==> flow/design.v <==
module Cfu (
    input               cmd_valid,
    output              cmd_ready,
    input      [9:0]    cmd_payload_function_id,
    input      [31:0]   cmd_payload_inputs_0,
    input      [31:0]   cmd_payload_inputs_1,
    output reg          rsp_valid,
    input               rsp_ready,
    output reg [31:0]   rsp_payload_outputs_0,
    input               reset,
    input               clk
);
    wire signed [15:0] prod_0, prod_1, prod_2, prod_3;
    assign prod_0 = ($signed(cmd_payload_inputs_0[7:0])) * $signed(cmd_payload_inputs_1[7:0]);
    assign prod_1 = ($signed(cmd_payload_inputs_0[15:8])) * $signed(cmd_payload_inputs_1[15:8]);
    assign prod_2 = ($signed(cmd_payload_inputs_0[23:16])) * $signed(cmd_payload_inputs_1[23:16]);
    assign prod_3 = ($signed(cmd_payload_inputs_0[31:24])) * $signed(cmd_payload_inputs_1[31:24]);
    wire signed [31:0] sum_prods;
    assign sum_prods = prod_0 + prod_1 + prod_2 + prod_3;
    assign cmd_ready = ~rsp_valid;   
    always @(posedge clk) begin
        if (reset) begin
            rsp_payload_outputs_0 <= 32'b0;
            rsp_valid <= 1'b0;
        end else if (rsp_valid) begin
                rsp_valid <= ~rsp_ready;
            end else if (cmd_valid) begin
                    rsp_valid <= 1'b1;
                    rsp_payload_outputs_0 <= |cmd_payload_function_id[9:3]
                        ? 32'b0
                        : rsp_payload_outputs_0 + sum_prods;
                end
            end
endmodule
## Reports on Cfu

The steps from the RTL of Cfu to its reports follow in flow order.
Lines are those of the file above, counted from 1.
Operators: Yosys type, input widths -> output width; for muxes data width and select width s.
Not given: -

| inputs | value |
|---|---|
| design top | Cfu |
| clock input | clk |
| standard-cell library | sky130hd |
| library corner | tt_025C_1v80 |

## Word level

Counts by Yosys on the flattened word-level netlist (proc, flatten, opt, wreduce; memories kept). Register bits leave out memories and registers merged into their read ports (data or address); mux counts leave out enables and synchronous resets folded into registers. Print and check cells are left out. Cells with the same type and inputs are merged into one.

| cells by class | value |
|---|---|
| add/sub/neg operators | 4 |
| $mul | 4 |
| div/mod/pow operators | 0 |
| order comparisons | 0 |
| eq/ne operators | 0 |
| shifts and indexed selects | 0 |
| muxes and demuxes | 3 |
| bitwise operators | 2 |
| reduce/logical cells | 2 |

Operators by type and width:

| operator | count |
|---|---|
| $mul 8x8->16 | 4 |
| $add 32x32->32 | 1 |
| $mux 32 | 1 |
| $add 18x16->19 | 1 |
| $add 17x16->18 | 1 |
| $add 16x16->17 | 1 |
| $reduce_or 7->1 | 1 |
| $not 1->1 | 2 |
| $reduce_and 2->1 | 1 |
| $mux 1 | 2 |

| bit counts | value |
|---|---|
| flip-flop bits (word level) | 33 |
| latch bits | 0 |
| RAM bits | 0 |
| ROM bits | 0 |
| clocked read ports x word width | 0 |
| memory cells | 0 |
| input bits | 78 |
| output and inout port bits | 34 |
| word-level cells | 17 |

## Logic depth

Longest topological path by Yosys (ltp), each cell counted once; first at word level (registers and memories cut), then after technology mapping (sequential cells cut; the memories' decode and read muxes count).

| logic depth | value |
|---|---|
| depth in word-level cells | 6 |
| ABC_AREA | 0 |
| depth in mapped cells | 37 |
| mapped depth without buffers | 37 |

## Netlist

The flow's flattened synthesis, as Yosys stat reports it; memories are mapped. The netlist is that of the ABC_AREA named above (0 if unset); the other value can give another one.
Totals and module areas in this step are rounded.

| synthesis totals | value |
|---|---|
| mapped cells | 1481 |
| chip area (Yosys) | 13800 µm² |
| flip-flop cells | 33 |

Cells by type:

| cell type | count |
|---|---|
| sky130_fd_sc_hd__fa_1 | 327 |
| sky130_fd_sc_hd__ha_1 | 133 |
| sky130_fd_sc_hd__inv_1 | 389 |
| sky130_fd_sc_hd__and2_1 | 139 |
| sky130_fd_sc_hd__dfxtp_1 | 33 |
| sky130_fd_sc_hd__nand2_1 | 132 |
| sky130_fd_sc_hd__xnor2_1 | 25 |
| sky130_fd_sc_hd__a21oi_1 | 42 |
| sky130_fd_sc_hd__nor2_1 | 44 |
| sky130_fd_sc_hd__a21o_1 | 20 |
| sky130_fd_sc_hd__xor2_1 | 15 |
| sky130_fd_sc_hd__a22oi_1 | 15 |
| sky130_fd_sc_hd__nand2b_1 | 17 |
| sky130_fd_sc_hd__o21ai_0 | 21 |
| sky130_fd_sc_hd__nor2b_1 | 14 |
| sky130_fd_sc_hd__o21a_1 | 7 |
| sky130_fd_sc_hd__and3_1 | 8 |
| sky130_fd_sc_hd__o211ai_1 | 6 |

Not listed: further types 40, cells in them 94.

## Timing after synthesis

Source: OpenSTA report_checks on the synthesized netlist (no wires, ideal clock, input and output delay 20% of the period each), path of least setup slack; recovery checks are left aside. Register names are those of the netlist, which keeps one name where synthesis merged equal registers.

| path post-synthesis | value |
|---|---|
| kind | in2reg |
| from | input port cmd_payload_inputs_1[8] |
| to | register rsp_payload_outputs_0[31] |
| clock period | 12.0 ns |
| library setup time | 0.120 ns |
| data arrival time | 10.616 ns |
| required time | 11.880 ns |
| setup slack | 1.264 ns |
| delay of the path | 8.336 ns |
| driving pins on the path | 30 |
| period reached after synthesis | 10.736 ns |

"delay of the path" = arrival - input delay + setup time.
"driving pins on the path": output pins that drive a net of the path, with the launching flip-flop's if there is one; two outputs of one cell count as two.
"period reached after synthesis" = period - worst setup slack (recovery checks aside). The figure is calculated, with input and output delays left at 20% of the set period.
Between the ends stands the longest chain of elaborated cells between them, by number of cells; it is not shown to be the way that was timed. Of several equally long chains one is given.
A line is the first line of the expression or statement that the cell stems from. Yosys adds cells for indexed reads and writes and turns some case tables into memories.

| between the ends, post-synthesis | value |
|---|---|
| path through | sky130_fd_sc_hd__and2_1 > sky130_fd_sc_hd__inv_1 > sky130_fd_sc_hd__fa_1 > sky130_fd_sc_hd__fa_1 > sky130_fd_sc_hd__inv_1 > sky130_fd_sc_hd__fa_1 > sky130_fd_sc_hd__fa_1 > sky130_fd_sc_hd__fa_1 > sky130_fd_sc_hd__fa_1 > sky130_fd_sc_hd__fa_1 > sky130_fd_sc_hd__inv_1 > sky130_fd_sc_hd__fa_1 > sky130_fd_sc_hd__inv_1 > sky130_fd_sc_hd__ha_1 > sky130_fd_sc_hd__nor3_1 > sky130_fd_sc_hd__or3_1 > sky130_fd_sc_hd__o211ai_2 > sky130_fd_sc_hd__a311o_1 > sky130_fd_sc_hd__a21oi_2 > sky130_fd_sc_hd__xnor2_1 > sky130_fd_sc_hd__ha_1 > sky130_fd_sc_hd__a21o_1 > sky130_fd_sc_hd__a211o_1 > sky130_fd_sc_hd__o22ai_1 > sky130_fd_sc_hd__inv_1 > sky130_fd_sc_hd__nand3_1 > sky130_fd_sc_hd__a21oi_1 > sky130_fd_sc_hd__or3_1 > sky130_fd_sc_hd__and3_1 > sky130_fd_sc_hd__a211o_1 |
| cells in the longest elaborated chain | 6 |
| elaborated cells between the ends (all ways) | 6 |
| source lines of those cells | 4 |

Ends and longest elaborated chain, post-synthesis:

| item | line | RTL |
|---|---|---|
| from (decl) | 6 | `input      [31:0]   cmd_payload_inputs_1,` |
| $mul 8x8->16 | 15 | `assign prod_1 = ($signed(cmd_payload_inputs_0[15:8])) * $signed(cmd_payload_inputs_1[15:8]);` |
| $add 16x16->17 | 19 | `assign sum_prods = prod_0 + prod_1 + prod_2 + prod_3;` |
| $add 17x16->18 | 19 |  |
| $add 18x16->19 | 19 |  |
| $add 32x32->32 | 31 | `: rsp_payload_outputs_0 + sum_prods;` |
| $mux 32 | 29 | `rsp_payload_outputs_0 <= \|cmd_payload_function_id[9:3]` |
| to (assign) | 23 | `rsp_payload_outputs_0 <= 32'b0;` |
| to (assign) | 29 |  |
| to (decl) | 9 | `output reg [31:0]   rsp_payload_outputs_0,` |

## Path in the finished layout

Path of least setup slack in the final report of run 1 (OpenROAD, finished layout, wires in). Where an end is a register, its clock arrival counts in the times.

| path post-layout | value |
|---|---|
| kind | in2reg |
| from | input port cmd_payload_inputs_1[15] |
| to | register rsp_payload_outputs_0[27] |
| clock period | 6.99 ns |
| library setup time | 0.10 ns |
| data arrival time | 9.57 ns |
| required time | 7.19 ns |
| setup slack | -2.39 ns |
| driving pins on the path | 33 |

Between the ends stands the longest chain of elaborated cells between them, by number of cells; it is not shown to be the way that was timed. Of several equally long chains one is given.

| between the ends, post-layout | value |
|---|---|
| path through | sky130_fd_sc_hd__buf_4 > sky130_fd_sc_hd__inv_2 > sky130_fd_sc_hd__nor2_1 > sky130_fd_sc_hd__fa_1 > sky130_fd_sc_hd__inv_1 > sky130_fd_sc_hd__fa_1 > sky130_fd_sc_hd__inv_1 > sky130_fd_sc_hd__fa_1 > sky130_fd_sc_hd__fa_1 > sky130_fd_sc_hd__fa_1 > sky130_fd_sc_hd__fa_1 > sky130_fd_sc_hd__fa_1 > sky130_fd_sc_hd__inv_1 > sky130_fd_sc_hd__fa_1 > sky130_fd_sc_hd__inv_2 > sky130_fd_sc_hd__ha_4 > sky130_fd_sc_hd__nand2_2 > sky130_fd_sc_hd__or3_4 > sky130_fd_sc_hd__o211ai_4 > sky130_fd_sc_hd__and2_4 > sky130_fd_sc_hd__a21o_1 > sky130_fd_sc_hd__a21oi_2 > sky130_fd_sc_hd__xnor2_1 > sky130_fd_sc_hd__ha_2 > sky130_fd_sc_hd__a21o_1 > sky130_fd_sc_hd__a31oi_4 > sky130_fd_sc_hd__buf_6 > sky130_fd_sc_hd__o31ai_4 > sky130_fd_sc_hd__a21oi_4 > sky130_fd_sc_hd__a21boi_2 > sky130_fd_sc_hd__o21a_1 > sky130_fd_sc_hd__or3_1 > sky130_fd_sc_hd__a32o_1 |
| cells in the longest elaborated chain | 6 |
| elaborated cells between the ends (all ways) | 6 |
| source lines of those cells | 4 |

Ends and longest elaborated chain, post-layout:

| item | line | RTL |
|---|---|---|
| from (decl) | 6 | `input      [31:0]   cmd_payload_inputs_1,` |
| $mul 8x8->16 | 15 | `assign prod_1 = ($signed(cmd_payload_inputs_0[15:8])) * $signed(cmd_payload_inputs_1[15:8]);` |
| $add 16x16->17 | 19 | `assign sum_prods = prod_0 + prod_1 + prod_2 + prod_3;` |
| $add 17x16->18 | 19 |  |
| $add 18x16->19 | 19 |  |
| $add 32x32->32 | 31 | `: rsp_payload_outputs_0 + sum_prods;` |
| $mux 32 | 29 | `rsp_payload_outputs_0 <= \|cmd_payload_function_id[9:3]` |
| to (assign) | 23 | `rsp_payload_outputs_0 <= 32'b0;` |
| to (assign) | 29 |  |
| to (decl) | 9 | `output reg [31:0]   rsp_payload_outputs_0,` |

## Implementation results

Measured data: module Cfu, platform sky130hd, 4 stored runs of the flow under differing settings, order arbitrary. Input and output delays are each 20% of the period that was set; the output load is 0.01 pF.
"reached clock period": clock period set for the run, less the worst setup slack. It is reckoned from that one timing run; input and output delays stay at 20% of the period that was set.
Measured values are rounded.

#### Run 1

| setting | value |
|---|---|
| ABC_AREA | `0` |
| CELL_PAD_IN_SITES_DETAIL_PLACEMENT | `1` |
| CELL_PAD_IN_SITES_GLOBAL_PLACEMENT | `0` |
| CORE_ASPECT_RATIO | `0.89` |
| CORE_MARGIN | `9` |
| CORE_UTILIZATION | `44` |
| CTS_CLUSTER_DIAMETER | `174` |
| CTS_CLUSTER_SIZE | `30` |
| GPL_TIMING_DRIVEN | `0` |
| MAX_ROUTING_LAYER | `met5` |
| MIN_ROUTING_LAYER | `met2` |
| SETUP_SLACK_MARGIN | `-0.59` |
| SLEW_MARGIN | `10` |
| TNS_END_PERCENT | `25` |
| period_ns | `6.99` |
| CAP_MARGIN | `20` |

| result | value |
|---|---|
| chip area after synthesis (Yosys) | 13800 µm² |
| final utilization | 56.3 % |
| reached clock period | 9.375 ns |
| die area | 38100 µm² |
| smallest setup slack | -2.39 ns |
| total negative slack | -47.2 ns |

#### Run 2

| setting | value |
|---|---|
| SETUP_SLACK_MARGIN | `-0.22` |
| period_ns | `11.6` |
| CAP_MARGIN | `20` |
| CORE_MARGIN | `2` |
| CORE_UTILIZATION | `40` |
| SLEW_MARGIN | `20` |

| result | value |
|---|---|
| chip area after synthesis (Yosys) | 13800 µm² |
| final utilization | 45.9 % |
| reached clock period | 11.293 ns |
| die area | 36000 µm² |
| smallest setup slack | 0.307 ns |
| total negative slack | 0.000 ns |

#### Run 3

| setting | value |
|---|---|
| CAP_MARGIN | `0` |
| CORE_UTILIZATION | `47` |
| CTS_CLUSTER_DIAMETER | `257` |
| GPL_TIMING_DRIVEN | `0` |
| PLACE_DENSITY_LB_ADDON | `0.13` |
| TNS_END_PERCENT | `5` |
| period_ns | `9.54` |
| CORE_MARGIN | `2` |
| SLEW_MARGIN | `20` |

| result | value |
|---|---|
| chip area after synthesis (Yosys) | 13800 µm² |
| final utilization | 55.4 % |
| reached clock period | 9.938 ns |
| die area | 30700 µm² |
| smallest setup slack | -0.398 ns |
| total negative slack | -2.56 ns |

#### Run 4

| setting | value |
|---|---|
| period_ns | `6.66` |
| CAP_MARGIN | `20` |
| CORE_MARGIN | `2` |
| CORE_UTILIZATION | `40` |
| SLEW_MARGIN | `20` |

| result | value |
|---|---|
| chip area after synthesis (Yosys) | 13800 µm² |
| final utilization | 55.5 % |
| reached clock period | 9.371 ns |
| die area | 36000 µm² |
| smallest setup slack | -2.71 ns |
| total negative slack | -57.0 ns |
